==> flow/design.v <==
		module cordic_vec(clk,a0,b0,r,ang);
input signed[15:0]a0,b0;
input clk;
  output signed [15:0]r,ang;
  wire signed [15:0] a1,a2,a3,a4,a5,a6,a7,a8,a9,a10,a11,a12,a13,a14,a15,a16;
  wire signed [15:0] b1,b2,b3,b4,b5,b6,b7,b8,b9,b10,b11,b12,b13,b14,b15,b16;
  wire signed [15:0] angle_x1,angle_x2,angle_x3,angle_x4,angle_x5,angle_x6,angle_x7,angle_x8,angle_x9,angle_x10,angle_x11,angle_x12,angle_x13,angle_x14,angle_x15,angle_x16;
wire signed [15:0] v = 16'd0607;
  vec k1(clk,a0,b0,b0,4'b0,16'b0,a1,b1,angle_x1);
  vec k2(clk,a1,b1,b1,4'd1,angle_x1,a2,b2,angle_x2);
  vec k3(clk,a2,b2,b2,4'd2,angle_x2,a3,b3,angle_x3);
  vec k4(clk,a3,b3,b3,4'd3,angle_x3,a4,b4,angle_x4);
  vec k5(clk,a4,b4,b4,4'd4,angle_x4,a5,b5,angle_x5);
  vec k6(clk,a5,b5,b5,4'd5,angle_x5,a6,b6,angle_x6);
  vec k7(clk,a6,b6,b6,4'd6,angle_x6,a7,b7,angle_x7);
  vec k8(clk,a7,b7,b7,4'd7,angle_x7,a8,b8,angle_x8);
  vec k9(clk,a8,b8,b8,4'd8,angle_x8,a9,b9,angle_x9);
  vec k10(clk,a9,b9,b9,4'd9,angle_x9,a10,b10,angle_x10);
  vec k11(clk,a10,b10,b10,4'd10,angle_x10,a11,b11,angle_x11);
  vec k12(clk,a11,b11,b11,4'd11,angle_x11,a12,b12,angle_x12);
  vec k13(clk,a12,b12,b12,4'd12,angle_x12,a13,b13,angle_x13);
  vec k14(clk,a13,b13,b13,4'd13,angle_x13,a14,b14,angle_x14);
  vec k15(clk,a14,b14,b14,4'd14,angle_x14,a15,b15,angle_x15);
  vec k16(clk,a15,b15,b15,4'd15,angle_x15,a16,b16,angle_x16);
assign  r=v*a16/1000;
assign ang=angle_x16;
endmodule
  module vec(clk,a,b,z,i,angle_y,af,bf,angle_x);
    input signed [15:0]a,b,angle_y,z;
  input clk;
  input [3:0]i;
  output reg signed [15:0]af,bf,angle_x;
    wire [15:0]angle[15:0];
  assign angle[0]=16'd45000;
  assign angle[1]=16'd26570;
  assign angle[2]=16'd14040;
  assign angle[3]=16'd7130;
  assign angle[4]=16'd3580;
  assign angle[5]=16'd1790;
  assign angle[6]=16'd0895;
  assign angle[7]=16'd0448;
  assign angle[8]=16'd0224;
  assign angle[9]=16'd0112;
  assign angle[10]=16'd0056;
  assign angle[11]=16'd0028;
  assign angle[12]=16'd0013;
  assign angle[13]=16'd0007;
  assign angle[14]=16'd0003;
  assign angle[15]=16'd0001;
  always@(posedge clk)
    begin
      if(z < 0)  
   begin
     af<= a - (b>>>i);
     bf<= b + (a>>>i);
     angle_x<=angle_y-angle[i];
     end
  else
    begin
      af<=a+(b>>>i);
      bf<=b-(a>>>i);
      angle_x<=angle_y+angle[i];
      end
    end 
endmodule
Reports on cordic_vec
Tool output for the design above, in the order of the flow.
Line numbers count from 1 in the design file above.
Operators carry their Yosys type and port widths (W data, S select, Z words).
Library cell names are shortened.
{ "design": {"design": "cordic_vec", "clock_port": "clk", "cell_library": "sky130hd", "lib_corner": "tt_025C_1v80"} }

Word level
Source: Yosys, flattened and elaborated, memories not mapped. Widths are those after wreduce; folded enables and synchronous resets count as part of the registers. Registers that Yosys merges into a memory's read port (data or address) are not register bits. Print and check cells do not count. Equal cells are merged and count once.
{ "word_totals": {"register_bits": 752, "out_inout_bits": 32} }
{ "classes": {"n_addsub": 92, "multipliers": 1, "n_div": 1, "cmp": 16, "mux": 77} }
{ "ops": {"columns": ["operator", "count"], "rows": [
  ["$mux W16", 77],
  ["$div A32 B11 Y32 const B", 1],
  ["$mul A11 B16 Y27 const A", 1],
  ["$sub A16 B16 Y16", 17],
  ["$lt A16 B1 Y1 const B", 16],
  ["$add A16 B16 Y16", 16],
  ["$add A16 B10 Y16", 2],
  ["$sub A16 B10 Y16", 2],
  ["$add A16 B11 Y16", 2],
  ["$sub A16 B11 Y16", 2],
  ["$add A16 B12 Y16", 2],
  ["$sub A16 B12 Y16", 2],
  ["$add A16 B13 Y16", 2],
  ["$sub A16 B13 Y16", 2],
  ["$add A16 B14 Y16", 2],
  ["$sub A16 B14 Y16", 2],
  ["$add A16 B15 Y16", 2],
  ["$sub A16 B15 Y16", 2],
  ["$add A16 B2 Y16", 2],
  ["$sub A16 B2 Y16", 2],
  ["$add A16 B3 Y16", 2],
  ["$sub A16 B3 Y16", 2],
  ["$add A16 B4 Y16", 2],
  ["$sub A16 B4 Y16", 2],
  ["$add A16 B5 Y16", 2],
  ["$sub A16 B5 Y16", 2],
  ["$add A16 B6 Y16", 2],
  ["$sub A16 B6 Y16", 2]
]} }
Not listed: further kinds 9, cells in them 15.

Logic depth
Longest topological path by Yosys (ltp), each cell counted once; first at word level (registers and memories cut), then after technology mapping (sequential cells cut; the memories' decode and read muxes count).
{ "depth": {"word_depth": 4, "abc_area": 1, "ltp_mapped": 131, "depth_no_buf": 130} }

Synthesis result
Source: synth_stat.txt of the flow (Yosys; design flattened, memories mapped). It holds for the ABC_AREA given above (unset counts as 0); a run with the other value may have another netlist.
Totals and module areas in this step are rounded.
{ "by_type": {"columns": ["cell", "count", "area_total_um2"], "rows": [
  ["dfxtp_1", 699, 1.4E+04],
  ["ha_1", 784, 9.81E+03],
  ["xor2_1", 706, 6183.43],
  ["inv_1", 1036, 3888.73],
  ["a21oi_1", 634, 3.17E+03],
  ["nand2_1", 806, 3.03E+03],
  ["fa_1", 119, 2.38E+03],
  ["nor2_1", 473, 1.78E+03],
  ["nand3_1", 246, 1.23E+03],
  ["o21ai_0", 240, 1.2E+03],
  ["o21bai_1", 153, 1.15E+03],
  ["xnor2_1", 129, 1.13E+03],
  ["nand2_2", 102, 638.112],
  ["nand2_4", 44, 495.475],
  ["nor3_1", 94, 470.451],
  ["a21o_1", 44, 330.317],
  ["nand4_1", 51, 319.056],
  ["nand3_2", 27, 270.259]
]} }
Not listed: further types 53, cells in them 388.
{ "mapped": {"stdcells": 6775, "area_um2": 54200, "sequential_area_um2": 13990, "flip_flops": 699, "buf_cells": 62} }

Timing after synthesis
OpenSTA on the mapped netlist: ideal clock, no wires. The path of least setup slack (recovery checks aside). Input and output delay are each 20% of the period. Register names are those of the netlist, which keeps one name where synthesis merged equal registers.
{ "synth_timing": {"path_type": "reg-to-output", "start": "register k16.af[15]", "end": "output port r[14]", "clock_period_ns": 32.0, "t_arrival_ns": 13.579, "slack_ns": 12.021, "delay_ns": 13.579, "path_stages": 108, "synth_period_reached_ns": 19.979} }
"delay_ns" is the arrival time less input delay plus setup time.
At an output port there is no setup time.
"path_stages": output pins that drive a net of the path, with the launching flip-flop's if there is one; two outputs of one cell count as two.
"synth_period_reached_ns" is the clock period less the worst setup slack; recovery checks do not enter. This is arithmetic on one report: input and output delays are still those of the set period (20% each).
Between the ends stands the longest chain of elaborated cells between them, by number of cells; it is not shown to be the way that was timed. Of several equally long chains one is given.
A line is the first line of the expression or statement that the cell stems from. Yosys adds cells for indexed reads and writes and turns some case tables into memories.
{ "synth_between": {"path_cell_list": "dfxtp_1 fa_1 ha_1 fa_1 fa_1 inv_1 fa_1 inv_1 ha_1 nand2_1 inv_1 nand2_1 nand2_1 a21oi_1 nand2_2 nand2_1 nand2_1 nor2_2 [72 not listed] nand2_4 nand2_1 nand3_4 nand4_2 nand2_4 nand2_1 nand2_1 inv_1 nand2_2 o21ai_2 inv_2 ha_1 nand2_1 nor3_1 inv_1 o41ai_2 o211ai_1 xor2_1", "elab_chain_cells": 2, "cells_between": 2, "cone_lines": 1} }
{ "synth_lines": {"columns": ["element", "line", "text"], "rows": [
  ["start: declaration", 32, "output reg signed [15:0]af,bf,angle_x;"],
  ["start: assignment", 54, "af<= a - (b>>>i);"],
  ["start: assignment", 60, "af<=a+(b>>>i);"],
  ["$mul A11 B16 Y27", 25, "assign  r=v*a16/1000;"],
  ["$div A32 B11 Y32", 25, null],
  ["end: declaration", 4, "output signed [15:0]r,ang;"]
]} }

Worst path after layout
From the final timing report of entry A: the path of least setup slack in the routed layout; clock arrival at registers is part of the times.
{ "layout_timing": {"path_type": "reg-to-output", "start": "register k16.af[1]", "end": "output port r[12]", "clock_period_ns": 17.6, "t_arrival_ns": 15.55, "slack_ns": -1.47, "path_stages": 112} }
Between the ends stands the longest chain of elaborated cells between them, by number of cells; it is not shown to be the way that was timed. Of several equally long chains one is given.
{ "layout_between": {"path_cell_list": "dfxtp_1 buf_4 fa_1 ha_1 inv_1 fa_1 inv_1 ha_1 inv_1 fa_1 inv_1 ha_1 nor2_1 inv_2 buf_4 nand3_4 nand2_4 nand2_4 [76 not listed] nand4_4 nand2_4 nand2_2 nand2_1 inv_1 nand2_2 o21ai_4 inv_2 ha_4 nand2_4 nor3_4 inv_2 o41ai_4 buf_4 buf_6 nand2_2 xor2_1 buf_2", "elab_chain_cells": 2, "cells_between": 2, "cone_lines": 1} }
{ "layout_lines": {"columns": ["element", "line", "text"], "rows": [
  ["start: declaration", 32, "output reg signed [15:0]af,bf,angle_x;"],
  ["start: assignment", 54, "af<= a - (b>>>i);"],
  ["start: assignment", 60, "af<=a+(b>>>i);"],
  ["$mul A11 B16 Y27", 25, "assign  r=v*a16/1000;"],
  ["$div A32 B11 Y32", 25, null],
  ["end: declaration", 4, "output signed [15:0]r,ang;"]
]} }

Ticket comment

Flow measurements of cordic_vec on sky130hd: 6 stored runs with different settings, listed in no order. Input and output delays are each 20% of the period that was set; the output load is 0.01 pF.
"clock_period_reached_ns" is the run's clock period less its worst setup slack. It is reckoned from that one timing run; input and output delays stay at 20% of the period that was set.
"worst_path_ns" is the time allowed to the run's worst setup path (the clock period less input and output delay, where it has them) less its slack. Clock arrival times count: a late capture clock shortens it, a late launch clock lengthens it.
Measured values are rounded.
[
  {
    "run": "entry A",
    "settings": { "ABC_AREA": 1, "CAP_MARGIN": 35, "CELL_PAD_IN_SITES_DETAIL_PLACEMENT": 1, "CORE_ASPECT_RATIO": 1.67, "CORE_MARGIN": 7, "CTS_CLUSTER_DIAMETER": 245, "CTS_CLUSTER_SIZE": 74, "GPL_ROUTABILITY_DRIVEN": 0, "GPL_TIMING_DRIVEN": 1, "HOLD_SLACK_MARGIN": 0.2, "MAX_ROUTING_LAYER": "met5", "PLACE_DENSITY_LB_ADDON": 0.1, "period_ns": 17.6, "CORE_UTILIZATION": 40, "SLEW_MARGIN": 20 },
    "results": { "yosys.chip_area_um2": 54200, "die_footprint_um2": 146400, "cell_area_final_um2": 63470, "post_route_util_frac": 0.472, "fin_ws_ns": -1.471, "hold_worst_slack_ns": 0.352, "clock_period_reached_ns": 19.071, "worst_path_ns": 15.55, "path_kind": "reg-to-output" }
  },
  {
    "run": "entry B",
    "settings": { "CAP_MARGIN": 35, "CORE_MARGIN": 7, "CTS_CLUSTER_DIAMETER": 245, "CTS_CLUSTER_SIZE": 74, "GPL_ROUTABILITY_DRIVEN": 0, "HOLD_SLACK_MARGIN": 0.12, "MAX_ROUTING_LAYER": "met4", "period_ns": 17.6, "CORE_UTILIZATION": 40, "SLEW_MARGIN": 20 },
    "results": { "yosys.chip_area_um2": 54190, "die_footprint_um2": 146000, "cell_area_final_um2": 62800, "post_route_util_frac": 0.469, "fin_ws_ns": -3.788, "hold_worst_slack_ns": 0.350, "clock_period_reached_ns": 21.388, "worst_path_ns": 17.87, "path_kind": "reg-to-output" }
  },
  {
    "run": "entry C",
    "settings": { "CAP_MARGIN": 15, "CELL_PAD_IN_SITES_DETAIL_PLACEMENT": 0, "CELL_PAD_IN_SITES_GLOBAL_PLACEMENT": 1, "CORE_MARGIN": 10, "CORE_UTILIZATION": 19, "GPL_ROUTABILITY_DRIVEN": 0, "HOLD_SLACK_MARGIN": 0.23, "MIN_ROUTING_LAYER": "met1", "PLACE_DENSITY_LB_ADDON": 0.22, "SLEW_MARGIN": 5, "TNS_END_PERCENT": 5, "period_ns": 18.0 },
    "results": { "yosys.chip_area_um2": 54190, "die_footprint_um2": 307000, "cell_area_final_um2": 67430, "post_route_util_frac": 0.237, "fin_ws_ns": -3.780, "hold_worst_slack_ns": 0.326, "clock_period_reached_ns": 21.780, "worst_path_ns": 18.18, "path_kind": "reg-to-output" }
  },
  {
    "run": "entry D",
    "settings": { "CAP_MARGIN": 15, "CORE_UTILIZATION": 44, "CTS_CLUSTER_DIAMETER": 397, "GPL_TIMING_DRIVEN": 1, "MAX_ROUTING_LAYER": "met5", "PLACE_DENSITY": 0.89, "period_ns": 22.4, "CORE_MARGIN": 2, "SLEW_MARGIN": 20 },
    "results": { "yosys.chip_area_um2": 54190, "die_footprint_um2": 126000, "cell_area_final_um2": 62280, "post_route_util_frac": 0.51, "fin_ws_ns": -0.306, "hold_worst_slack_ns": 0.318, "clock_period_reached_ns": 22.706, "worst_path_ns": 18.23, "path_kind": "reg-to-output" }
  },
  {
    "run": "entry E",
    "settings": { "CAP_MARGIN": 35, "CORE_MARGIN": 7, "CTS_CLUSTER_DIAMETER": 245, "CTS_CLUSTER_SIZE": 84, "MAX_ROUTING_LAYER": "met4", "period_ns": 17.6, "CORE_UTILIZATION": 40, "SLEW_MARGIN": 20 },
    "results": { "yosys.chip_area_um2": 54190, "die_footprint_um2": 146000, "cell_area_final_um2": 63390, "post_route_util_frac": 0.473, "fin_ws_ns": -3.909, "hold_worst_slack_ns": 0.351, "clock_period_reached_ns": 21.509, "worst_path_ns": 17.99, "path_kind": "reg-to-output" }
  },
  {
    "run": "entry F",
    "settings": { "CORE_UTILIZATION": 39, "MAX_ROUTING_LAYER": "met4", "MIN_ROUTING_LAYER": "met1", "PLACE_DENSITY_LB_ADDON": 0.18, "period_ns": 24.9, "CAP_MARGIN": 20, "CORE_MARGIN": 2, "SLEW_MARGIN": 20 },
    "results": { "yosys.chip_area_um2": 54190, "die_footprint_um2": 142000, "cell_area_final_um2": 61020, "post_route_util_frac": 0.443, "fin_ws_ns": 0.800, "hold_worst_slack_ns": 0.317, "clock_period_reached_ns": 24.100, "worst_path_ns": 19.12, "path_kind": "reg-to-output" }
  }
]
